==> flow/design.v <==
module ctr #(
	parameter ADR_WIDTH = 6
)(
	input wire clk_i,
	input wire rst_i,
	input wire carry_i,
	input wire [2-1:0] op_i,
	output reg [1-1:0] ctr_marmux_o,
	output reg [2-1:0] ctr_carrymux_o,
	output reg ctr_pc_reg_en_o,
	output reg ctr_a_reg_en_o,
	output reg ctr_mar_reg_en_o,
	output reg ctr_d_reg_en_o,
	output reg ctr_we_o,
	output reg [2-1:0] ctr_aluop_o
);
	localparam STATE_WIDTH = 12;
	localparam [STATE_WIDTH-1:0]
		s_fi	=	12'b000_000_000_001,
		s_rm	=	12'b000_000_000_010,
		s_nf	=	12'b000_000_000_100,
		s_nc	=	12'b000_000_001_000,
		s_af	=	12'b000_000_010_000,
		s_ac	=	12'b000_000_100_000,
		s_jc	=	12'b000_001_000_000,
		s_sw	=	12'b000_010_000_000,
		s_pm	=	12'b000_100_000_000,
		s_nw	=	12'b001_000_000_000,
		s_aw	=	12'b010_000_000_000,
		s_fw	=	12'b100_000_000_000;
	reg [STATE_WIDTH-1:0] current, next;
	always @(posedge clk_i) begin:sequential
		if (rst_i) begin
			current <= s_fi;
		end else begin
			current <= next;
		end
	end
	always @* begin:combnext
	case (current)
		s_fi:
			next = s_fw;
		s_fw:
			next = s_rm;
		s_rm:
			case (op_i)
				2'b00 : begin
					next = s_nf;
				end
				2'b01 : begin
					next = s_af;
				end
				2'b10 : begin
					next = s_sw;
				end
				2'b11 : begin
					if (carry_i) begin
						next = s_jc;
					end else begin
						next = s_fi;
					end
				end
				default:
					next = s_fi;
			endcase
		s_nf:
			next = s_nw;
                s_nw:
                        next = s_nc;
		s_nc:
			next = s_pm;
		s_af:
			next = s_aw;
                s_aw:
                        next = s_ac;
		s_ac:
			next = s_pm;
		s_jc:
			next = s_pm;
		s_sw:
			next = s_pm;
		s_pm:
			next = s_fi;
		default:
			next = s_fi;
	endcase
	end
	always @* begin:combout
	case(current)
		s_fi:
		begin
			ctr_pc_reg_en_o = 1'b1;
			ctr_marmux_o = 1'b1;
			ctr_mar_reg_en_o = 1'b0;
			ctr_aluop_o = 2'b01;
			ctr_a_reg_en_o = 1'b0;
			ctr_we_o = 1'b0;
			ctr_d_reg_en_o = 1'b0;
			ctr_carrymux_o = 2'b00;
		end
		s_fw:
		begin
			ctr_pc_reg_en_o = 1'b1;
			ctr_marmux_o = 1'b1;
			ctr_mar_reg_en_o = 1'b0;
			ctr_aluop_o = 2'b01;
			ctr_a_reg_en_o = 1'b0;
			ctr_we_o = 1'b0;
			ctr_d_reg_en_o = 1'b1;
			ctr_carrymux_o = 2'b00;
		end
		s_rm:
		begin
			ctr_pc_reg_en_o = 1'b0;
			ctr_marmux_o = 1'b0;
			ctr_mar_reg_en_o = 1'b1;
			ctr_aluop_o = 2'b01;
			ctr_a_reg_en_o = 1'b0;
			ctr_we_o = 1'b0;
			ctr_d_reg_en_o = 1'b0;
			ctr_carrymux_o = 2'b00;
		end
		s_nf:
		begin
			ctr_pc_reg_en_o = 1'b0;
			ctr_marmux_o = 1'b1;
			ctr_mar_reg_en_o = 1'b0;
			ctr_aluop_o = 2'b01;
			ctr_a_reg_en_o = 1'b0;
			ctr_we_o = 1'b0;
			ctr_d_reg_en_o = 1'b0;
			ctr_carrymux_o = 2'b00;
		end
		s_nw:
		begin
			ctr_pc_reg_en_o = 1'b0;
			ctr_marmux_o = 1'b1;
			ctr_mar_reg_en_o = 1'b0;
			ctr_aluop_o = 2'b01;
			ctr_a_reg_en_o = 1'b0;
			ctr_we_o = 1'b0;
			ctr_d_reg_en_o = 1'b1;
			ctr_carrymux_o = 2'b00;
		end
		s_nc:
		begin
			ctr_pc_reg_en_o = 1'b0;
			ctr_marmux_o = 1'b1;
			ctr_mar_reg_en_o = 1'b0;
			ctr_aluop_o = 2'b00;
			ctr_a_reg_en_o = 1'b1;
			ctr_we_o = 1'b0;
			ctr_d_reg_en_o = 1'b0;
			ctr_carrymux_o = 2'b01;
		end
		s_af:
		begin
			ctr_pc_reg_en_o = 1'b0;
			ctr_marmux_o = 1'b1;
			ctr_mar_reg_en_o = 1'b0;
			ctr_aluop_o = 2'b01;
			ctr_a_reg_en_o = 1'b0;
			ctr_we_o = 1'b0;
			ctr_d_reg_en_o = 1'b0;
			ctr_carrymux_o = 2'b00;
		end
		s_aw:
		begin
			ctr_pc_reg_en_o = 1'b0;
			ctr_marmux_o = 1'b1;
			ctr_mar_reg_en_o = 1'b0;
			ctr_aluop_o = 2'b01;
			ctr_a_reg_en_o = 1'b0;
			ctr_we_o = 1'b0;
			ctr_d_reg_en_o = 1'b1;
			ctr_carrymux_o = 2'b00;
		end
		s_ac:
		begin
			ctr_pc_reg_en_o = 1'b0;
			ctr_marmux_o = 1'b1;
			ctr_mar_reg_en_o = 1'b0;
			ctr_aluop_o = 2'b01;
			ctr_a_reg_en_o = 1'b1;
			ctr_we_o = 1'b0;
			ctr_d_reg_en_o = 1'b0;
			ctr_carrymux_o = 2'b01;
		end
		s_jc:
		begin
			ctr_pc_reg_en_o = 1'b0;
			ctr_marmux_o = 1'b1;
			ctr_mar_reg_en_o = 1'b0;
			ctr_aluop_o = 2'b01;
			ctr_a_reg_en_o = 1'b0;
			ctr_we_o = 1'b0;
			ctr_d_reg_en_o = 1'b0;
			ctr_carrymux_o = 2'b10;
		end
		s_sw:
		begin
			ctr_pc_reg_en_o = 1'b0;
			ctr_marmux_o = 1'b1;
			ctr_mar_reg_en_o = 1'b0;
			ctr_aluop_o = 2'b01;
			ctr_a_reg_en_o = 1'b0;
			ctr_we_o = 1'b1;
			ctr_d_reg_en_o = 1'b0;
			ctr_carrymux_o = 2'b00;
		end
		s_pm:
		begin
			ctr_pc_reg_en_o = 1'b0;
			ctr_marmux_o = 1'b1;
			ctr_mar_reg_en_o = 1'b1;
			ctr_aluop_o = 2'b01;
			ctr_a_reg_en_o = 1'b0;
			ctr_we_o = 1'b0;
			ctr_d_reg_en_o = 1'b0;
			ctr_carrymux_o = 2'b00;
		end
		default:
		begin
			ctr_pc_reg_en_o = 1'b0;
			ctr_marmux_o = 1'b1;
			ctr_mar_reg_en_o = 1'b1;
			ctr_aluop_o = 2'b01;
			ctr_a_reg_en_o = 1'b0;
			ctr_we_o = 1'b0;
			ctr_d_reg_en_o = 1'b0;
			ctr_carrymux_o = 2'b00;
		end
	endcase
	end
endmodule
module adr #(
	parameter ADR_WIDTH = 6
)(
	input wire clk_i,
	input wire rst_i,
	input wire [ADR_WIDTH-1:0] adr_i,
	input wire [1-1:0] ctr_marmux_i,
	input wire ctr_mar_reg_en_i,
	input wire ctr_pc_reg_en_i,
	output wire [ADR_WIDTH-1:0] adr_o
);
	reg [ADR_WIDTH-1:0] mar_reg;
	reg [ADR_WIDTH-1:0] mar_reg_next;
	reg [ADR_WIDTH-1:0] pc_reg;
	reg [ADR_WIDTH-1:0] pc_reg_next;
	always @(posedge clk_i) begin:seq
		if (rst_i) begin
			pc_reg <= 0;
			mar_reg <= 0;
		end else begin
			if (ctr_pc_reg_en_i) begin
				pc_reg <= pc_reg_next;
			end
			if (ctr_mar_reg_en_i) begin
				mar_reg <= mar_reg_next;
			end
		end
	end
	always @* begin:comb
		pc_reg_next = mar_reg + 1'd1;
		case (ctr_marmux_i)
			1'b0 : begin
				mar_reg_next = adr_i;
			end
			1'b1 : begin
				mar_reg_next = pc_reg;
			end
			default:
				mar_reg_next = pc_reg;
		endcase
	end
	assign adr_o = mar_reg;
endmodule
module dat #(
	parameter DATA_WIDTH = 8
)(
	input wire clk_i,
	input wire rst_i,
	input wire [DATA_WIDTH-1:0] data_i,
	input wire [2-1:0] ctr_aluop_i,
	input wire ctr_a_reg_en_i,
	input wire [2-1:0] ctr_carrymux_i,
	output wire carry_o,
	output wire [DATA_WIDTH-1:0] data_o
);
	reg [DATA_WIDTH-1:0] a_reg;
	reg [DATA_WIDTH-1:0] a_reg_next;
	reg carry_reg;
	reg carry_next;
	reg carry_alu;
	always @(posedge clk_i) begin:seq
		if (rst_i) begin
			a_reg <= 0;
			carry_reg <= 0;
		end else begin
			if (ctr_a_reg_en_i) begin
				a_reg <= a_reg_next;
			end
			carry_reg <= carry_next;
		end
	end
	always @* begin:comb
		case (ctr_aluop_i)
			2'b00 : begin
				{carry_alu, a_reg_next} =
					{1'b0, ~(a_reg | data_i)};
			end
			2'b01 : begin
				{carry_alu, a_reg_next} =
					a_reg + data_i;
			end
			2'b11 : begin
				{carry_alu, a_reg_next} = {1'b0, a_reg};
			end
			2'b10 : begin
				{carry_alu, a_reg_next} = {carry_reg, a_reg};
			end
			default:
				{carry_alu, a_reg_next} = {carry_reg, a_reg};
		endcase
		case (ctr_carrymux_i)
			2'b00 : begin
				carry_next = carry_reg;
			end
			2'b01 : begin
				carry_next = carry_alu;
			end
			2'b10 : begin
				carry_next = 0;
			end
			default:
				carry_next = carry_reg;
		endcase
	end
	assign data_o = a_reg;
	assign carry_o = carry_reg;
endmodule
module alpacacorn #(
	parameter ADR_WIDTH = 6,
	parameter DATA_WIDTH = 8
)(
	input wire clk_i,
	input wire rst_i,
	input wire [DATA_WIDTH-1:0] data_i,
	output wire [DATA_WIDTH-1:0] data_o,
	output wire [ADR_WIDTH-1:0] adr_o,
	output wire we_o
);
	wire carry_dat_ctr;
	wire [2-1:0] ctr_carrymux_ctr_dat;
	wire ctr_a_reg_en_ctr_dat;
	wire [1-1:0] ctr_marmux_ctr_adr;
	wire ctr_mar_reg_en_ctr_adr;
	wire ctr_pc_reg_en_ctr_adr;
	wire ctr_d_reg_en;
	wire [2-1:0] ctr_aluop_ctr_dat;
	reg [DATA_WIDTH-1:0] d_reg;
	always @(posedge clk_i) begin:seq
		if (rst_i) begin
			d_reg <= 0;
		end else begin
			if (ctr_d_reg_en) begin
				d_reg <= data_i;
			end
		end
	end
	ctr #(
		.ADR_WIDTH(ADR_WIDTH)
	) i_ctr (
		.clk_i(clk_i),
		.rst_i(rst_i),
		.carry_i(carry_dat_ctr),
		.op_i(d_reg[DATA_WIDTH-1:DATA_WIDTH-2]),
		.ctr_marmux_o(ctr_marmux_ctr_adr),
		.ctr_carrymux_o(ctr_carrymux_ctr_dat),
		.ctr_a_reg_en_o(ctr_a_reg_en_ctr_dat),
		.ctr_d_reg_en_o(ctr_d_reg_en),
		.ctr_mar_reg_en_o(ctr_mar_reg_en_ctr_adr),
		.ctr_pc_reg_en_o(ctr_pc_reg_en_ctr_adr),
		.ctr_aluop_o(ctr_aluop_ctr_dat),
		.ctr_we_o(we_o)
	);
	adr #(
		.ADR_WIDTH(ADR_WIDTH)
	) i_adr (
		.clk_i(clk_i),
		.rst_i(rst_i),
		.adr_i(d_reg[ADR_WIDTH-1:0]),
		.ctr_marmux_i(ctr_marmux_ctr_adr),
		.ctr_mar_reg_en_i(ctr_mar_reg_en_ctr_adr),
		.ctr_pc_reg_en_i(ctr_pc_reg_en_ctr_adr),
		.adr_o(adr_o)
	);
	dat #(
		.DATA_WIDTH(DATA_WIDTH)
	) i_dat (
		.clk_i(clk_i),
		.rst_i(rst_i),
		.data_i(d_reg),
		.ctr_aluop_i(ctr_aluop_ctr_dat),
		.ctr_carrymux_i(ctr_carrymux_ctr_dat),
		.ctr_a_reg_en_i(ctr_a_reg_en_ctr_dat),
		.carry_o(carry_dat_ctr),
		.data_o(data_o)
	);
endmodule
# Step by step through the tools: alpacacorn
# What the tools print for alpacacorn, step after step.
# Line numbers count from 1 in the design file above.
# Not given: n/a
# setup
design	alpacacorn
clk_port	clk_i
cell_library	sky130hd
corner	tt_025C_1v80

# After elaboration
# Source: Yosys, flattened and elaborated, memories not mapped. Widths are those after wreduce. Registers that Yosys merges into a memory's read port (data or address) are not register bits. Print and check cells do not count. Equal cells are merged and count once.
# bits
in_bits	10
output_inout_bits	15
regBits	41
# classes
reduce_logical	10
n_mux	13
add_sub_neg	2
equal	20
logic	4
# ops
op	count
12-bit case mux with 8-bit select	1
12-bit case mux with 4-bit select	1
9-bit case mux with 3-bit select	1
12-bit by 1-bit equality test with 1-bit output with constant B	1
12-bit by 10-bit equality test with 1-bit output with constant B	1
12-bit by 11-bit equality test with 1-bit output with constant B	1
12-bit equality test with constant B	1
12-bit by 2-bit equality test with 1-bit output with constant B	1
12-bit by 3-bit equality test with 1-bit output with constant B	1
12-bit by 4-bit equality test with 1-bit output with constant B	1
12-bit by 5-bit equality test with 1-bit output with constant B	1
12-bit by 6-bit equality test with 1-bit output with constant B	1
12-bit by 7-bit equality test with 1-bit output with constant B	1
12-bit by 8-bit equality test with 1-bit output with constant B	1
6-bit case mux with 2-bit select	1
10-bit OR reduction	1
8-bit by 8-bit adder with 9-bit output	1
8-bit OR	1
8-bit NOT	1
7-bit two-way mux	1
2-bit equality test with constant B	3
6-bit by 1-bit adder with 6-bit output with constant B	1
1-bit two-way mux	6
1-bit by 2-bit equality test with 1-bit output with constant B	2
2-bit by 1-bit equality test with 1-bit output with constant B	2
2-bit zero test	2
2-bit OR reduction	2
4-bit OR reduction	1
# Other operator kinds: 9; their cells: 10.

# Depth
# Yosys ltp: most cells in a row. Word level: on the elaborated netlist, between registers, memories and ports. Mapped: between sequential cells and ports; inverters and the memories' decode and read muxes count.
# depth
word_depth	6
abc_area	0
depth_mapped	8

# Mapped cells and area
# The flow's flattened synthesis, as Yosys stat reports it; memories are mapped. The netlist is that of the ABC_AREA named above (0 if unset); the other value can give another one.
# The area totals of this step are shown rounded.
# types
cell_type	count	area_total_um2
sky130_fd_sc_hd__dfxtp_1	41	820.787
sky130_fd_sc_hd__ha_1	18	225.216
sky130_fd_sc_hd__mux2i_1	16	160.154
sky130_fd_sc_hd__nor2_1	40	150.144
sky130_fd_sc_hd__a21oi_1	21	105.101
sky130_fd_sc_hd__inv_1	19	71.318
sky130_fd_sc_hd__a211oi_1	8	60.058
sky130_fd_sc_hd__xor2_1	5	43.792
sky130_fd_sc_hd__nor2b_1	6	37.536
sky130_fd_sc_hd__nor3_1	7	35.034
sky130_fd_sc_hd__xnor2_1	4	35.034
sky130_fd_sc_hd__nand3_1	6	30.029
sky130_fd_sc_hd__nand2_1	6	22.522
sky130_fd_sc_hd__fa_1	1	20.019
sky130_fd_sc_hd__nor4_1	3	18.768
sky130_fd_sc_hd__a221oi_1	2	17.517
sky130_fd_sc_hd__buf_2	3	15.014
sky130_fd_sc_hd__clkbuf_1	4	15.014
# Other cell types: 16; their cells: 22.
# synth_totals
seq_area_um2	821
stdcells	232
ffs	41
yosys_area_um2	2030
buffers	10
# By module: a second synthesis without flattening, with its own total; a netlist apart from the flattened one above.
# hier_totals
cells_unflattened	231
hier_area_um2	2130
# Each row is one instance without its submodules.
# by_module
mod	seq_area_um2	n_inst	cells	area_um2
dat #(DATA_WIDTH=8)	180	1	108	902
adr #(ADR_WIDTH=6)	240	1	56	531
ctr #(ADR_WIDTH=6)	240	1	41	415
alpacacorn	160	1	26	285

# Path before layout
# Source: OpenSTA report_checks on the synthesized netlist (no wires, ideal clock, input and output delay 20% of the period each), path of least setup slack; recovery checks are left aside. Register names are those of the netlist, which keeps one name where synthesis merged equal registers.
# synth_timing
kind	register to register
from	reg i_dat.a_reg[0]
to	reg i_dat.carry_reg
path_stages	9
path_slack_ns	0.453
t_arrival_ns	1.976
t_required_ns	2.430
setup_time_ns	0.070
path_delay_ns	2.046
t_first_pin_ns	0.000
period_ns	2.5
period_less_setup_slack_ns	2.047
# "path_delay_ns" is the arrival time less input delay plus setup time.
# "path_stages": output pins that drive a net of the path, with the launching flip-flop's if there is one; two outputs of one cell count as two.
# "period_less_setup_slack_ns" = period - worst setup slack (recovery checks aside). The figure is calculated, with input and output delays left at 20% of the set period.
# The rows between start and end are the longest chain of elaborated cells between them; the timing report does not say that the signal goes this way. Where chains are equally long, one stands for them.
# Each line given opens the expression or statement behind the cell; cells for indexed reads and writes are added by Yosys, which also makes memories of some case tables.
# synth_between
path_cell_list	sky130_fd_sc_hd__dfxtp_1 -> sky130_fd_sc_hd__ha_1 -> sky130_fd_sc_hd__inv_1 -> sky130_fd_sc_hd__fa_1 -> sky130_fd_sc_hd__and2b_1 -> sky130_fd_sc_hd__o2111ai_1 -> sky130_fd_sc_hd__and4b_1 -> sky130_fd_sc_hd__or3_1 -> sky130_fd_sc_hd__a21oi_1
elab_chain_len	3
cone_cells	3
lines_between	3
classes_between	add/sub: 1; mux: 2
# synth_rtl
element	line_no	source
from (decl)	291	reg [DATA_WIDTH-1:0] a_reg;
from (assign)	298	a_reg <= 0;
from (assign)	302	a_reg <= a_reg_next;
8-bit by 8-bit adder with 9-bit output	315	a_reg + data_i;
9-bit case mux with 3-bit select	308	case (ctr_aluop_i)
1-bit case mux with 2-bit select	326	case (ctr_carrymux_i)
to (assign)	299	carry_reg <= 0;
to (assign)	304	carry_reg <= carry_next;
to (decl)	293	reg carry_reg;

# Timing after layout
# From the final timing report of run A: the path of least setup slack in the routed layout; clock arrival at registers is part of the times.
# layout_timing
kind	register to register
from	reg d_reg[0]
to	reg i_dat.carry_reg
period_ns	2.24
t_arrival_ns	2.21
path_slack_ns	0.26
t_first_pin_ns	0.29
t_required_ns	2.47
setup_time_ns	0.06
path_stages	9
# The rows between start and end are the longest chain of elaborated cells between them; the timing report does not say that the signal goes this way. Where chains are equally long, one stands for them.
# layout_between
path_cell_list	sky130_fd_sc_hd__dfxtp_4 -> sky130_fd_sc_hd__ha_4 -> sky130_fd_sc_hd__inv_2 -> sky130_fd_sc_hd__fa_2 -> sky130_fd_sc_hd__and2b_1 -> sky130_fd_sc_hd__o2111ai_2 -> sky130_fd_sc_hd__and4b_1 -> sky130_fd_sc_hd__or3_1 -> sky130_fd_sc_hd__a21oi_2
elab_chain_len	3
cone_cells	3
lines_between	3
classes_between	add/sub: 1; mux: 2
# layout_rtl
element	line_no	source
from (decl)	362	reg [DATA_WIDTH-1:0] d_reg;
from (assign)	365	d_reg <= 0;
from (assign)	368	d_reg <= data_i;
8-bit by 8-bit adder with 9-bit output	315	a_reg + data_i;
9-bit case mux with 3-bit select	308	case (ctr_aluop_i)
1-bit case mux with 2-bit select	326	case (ctr_carrymux_i)
to (assign)	299	carry_reg <= 0;
to (assign)	304	carry_reg <= carry_next;
to (decl)	293	reg carry_reg;

# Stored flow runs of alpacacorn (4 of them; Yosys, OpenROAD, sky130hd). They differ in their settings and are not a sequence. Constraints: input delay and output delay 20% of the set period each, output load 0.01 pF.
# "worst_path_time_ns" is the time allowed to the run's worst setup path (the clock period less input and output delay, where it has them) less its slack. Clock arrival times count: a late capture clock shortens it, a late launch clock lengthens it.
# "totalPower_mw" is the tool's figure for a default switching activity; nothing was simulated.
# Results are given in rounded form.
# Settings: -- = not set for that run.
# Among the results, -- means that no value is shown for the run.
run	ABC_AREA	CAP_MARGIN	CELL_PAD_IN_SITES_DETAIL_PLACEMENT	CELL_PAD_IN_SITES_GLOBAL_PLACEMENT	CORE_ASPECT_RATIO	CORE_MARGIN	CORE_UTILIZATION	CTS_CLUSTER_DIAMETER	GPL_ROUTABILITY_DRIVEN	GPL_TIMING_DRIVEN	MAX_ROUTING_LAYER	PLACE_DENSITY_LB_ADDON	SETUP_SLACK_MARGIN	period_ns	SLEW_MARGIN	HOLD_SLACK_MARGIN	PLACE_DENSITY	TNS_END_PERCENT	totalPower_mw	dieArea_um2	ws_setup_ns	finalCellArea_um2	synthesis_area_um2	timing.hold.ws_ns	worst_path_time_ns	path_kind
run A	0	40	2	2	0.68	7	27	62	1	0	met5	0.14	0.55	2.24	20	--	--	--	1.43	10200	0.257	2650	2030	0.415	1.98	register to register
run B	1	40	2	--	0.68	2	27	291	--	--	met4	0.17	0.55	2.36	20	0.17	--	--	1.64	8570	0.584	2630	2120	0.442	1.30	register to output
run C	--	20	--	--	--	2	40	197	--	--	--	--	--	2.5	20	0.18	--	--	1.37	5660	0.363	2460	2030	0.411	2.14	register to register
run D	--	20	--	2	--	2	67	--	--	--	met5	--	--	1.23	20	--	0.53	35	--	--	--	--	--	--	--	--
# Run D: no results, placement failed with GPL-0301
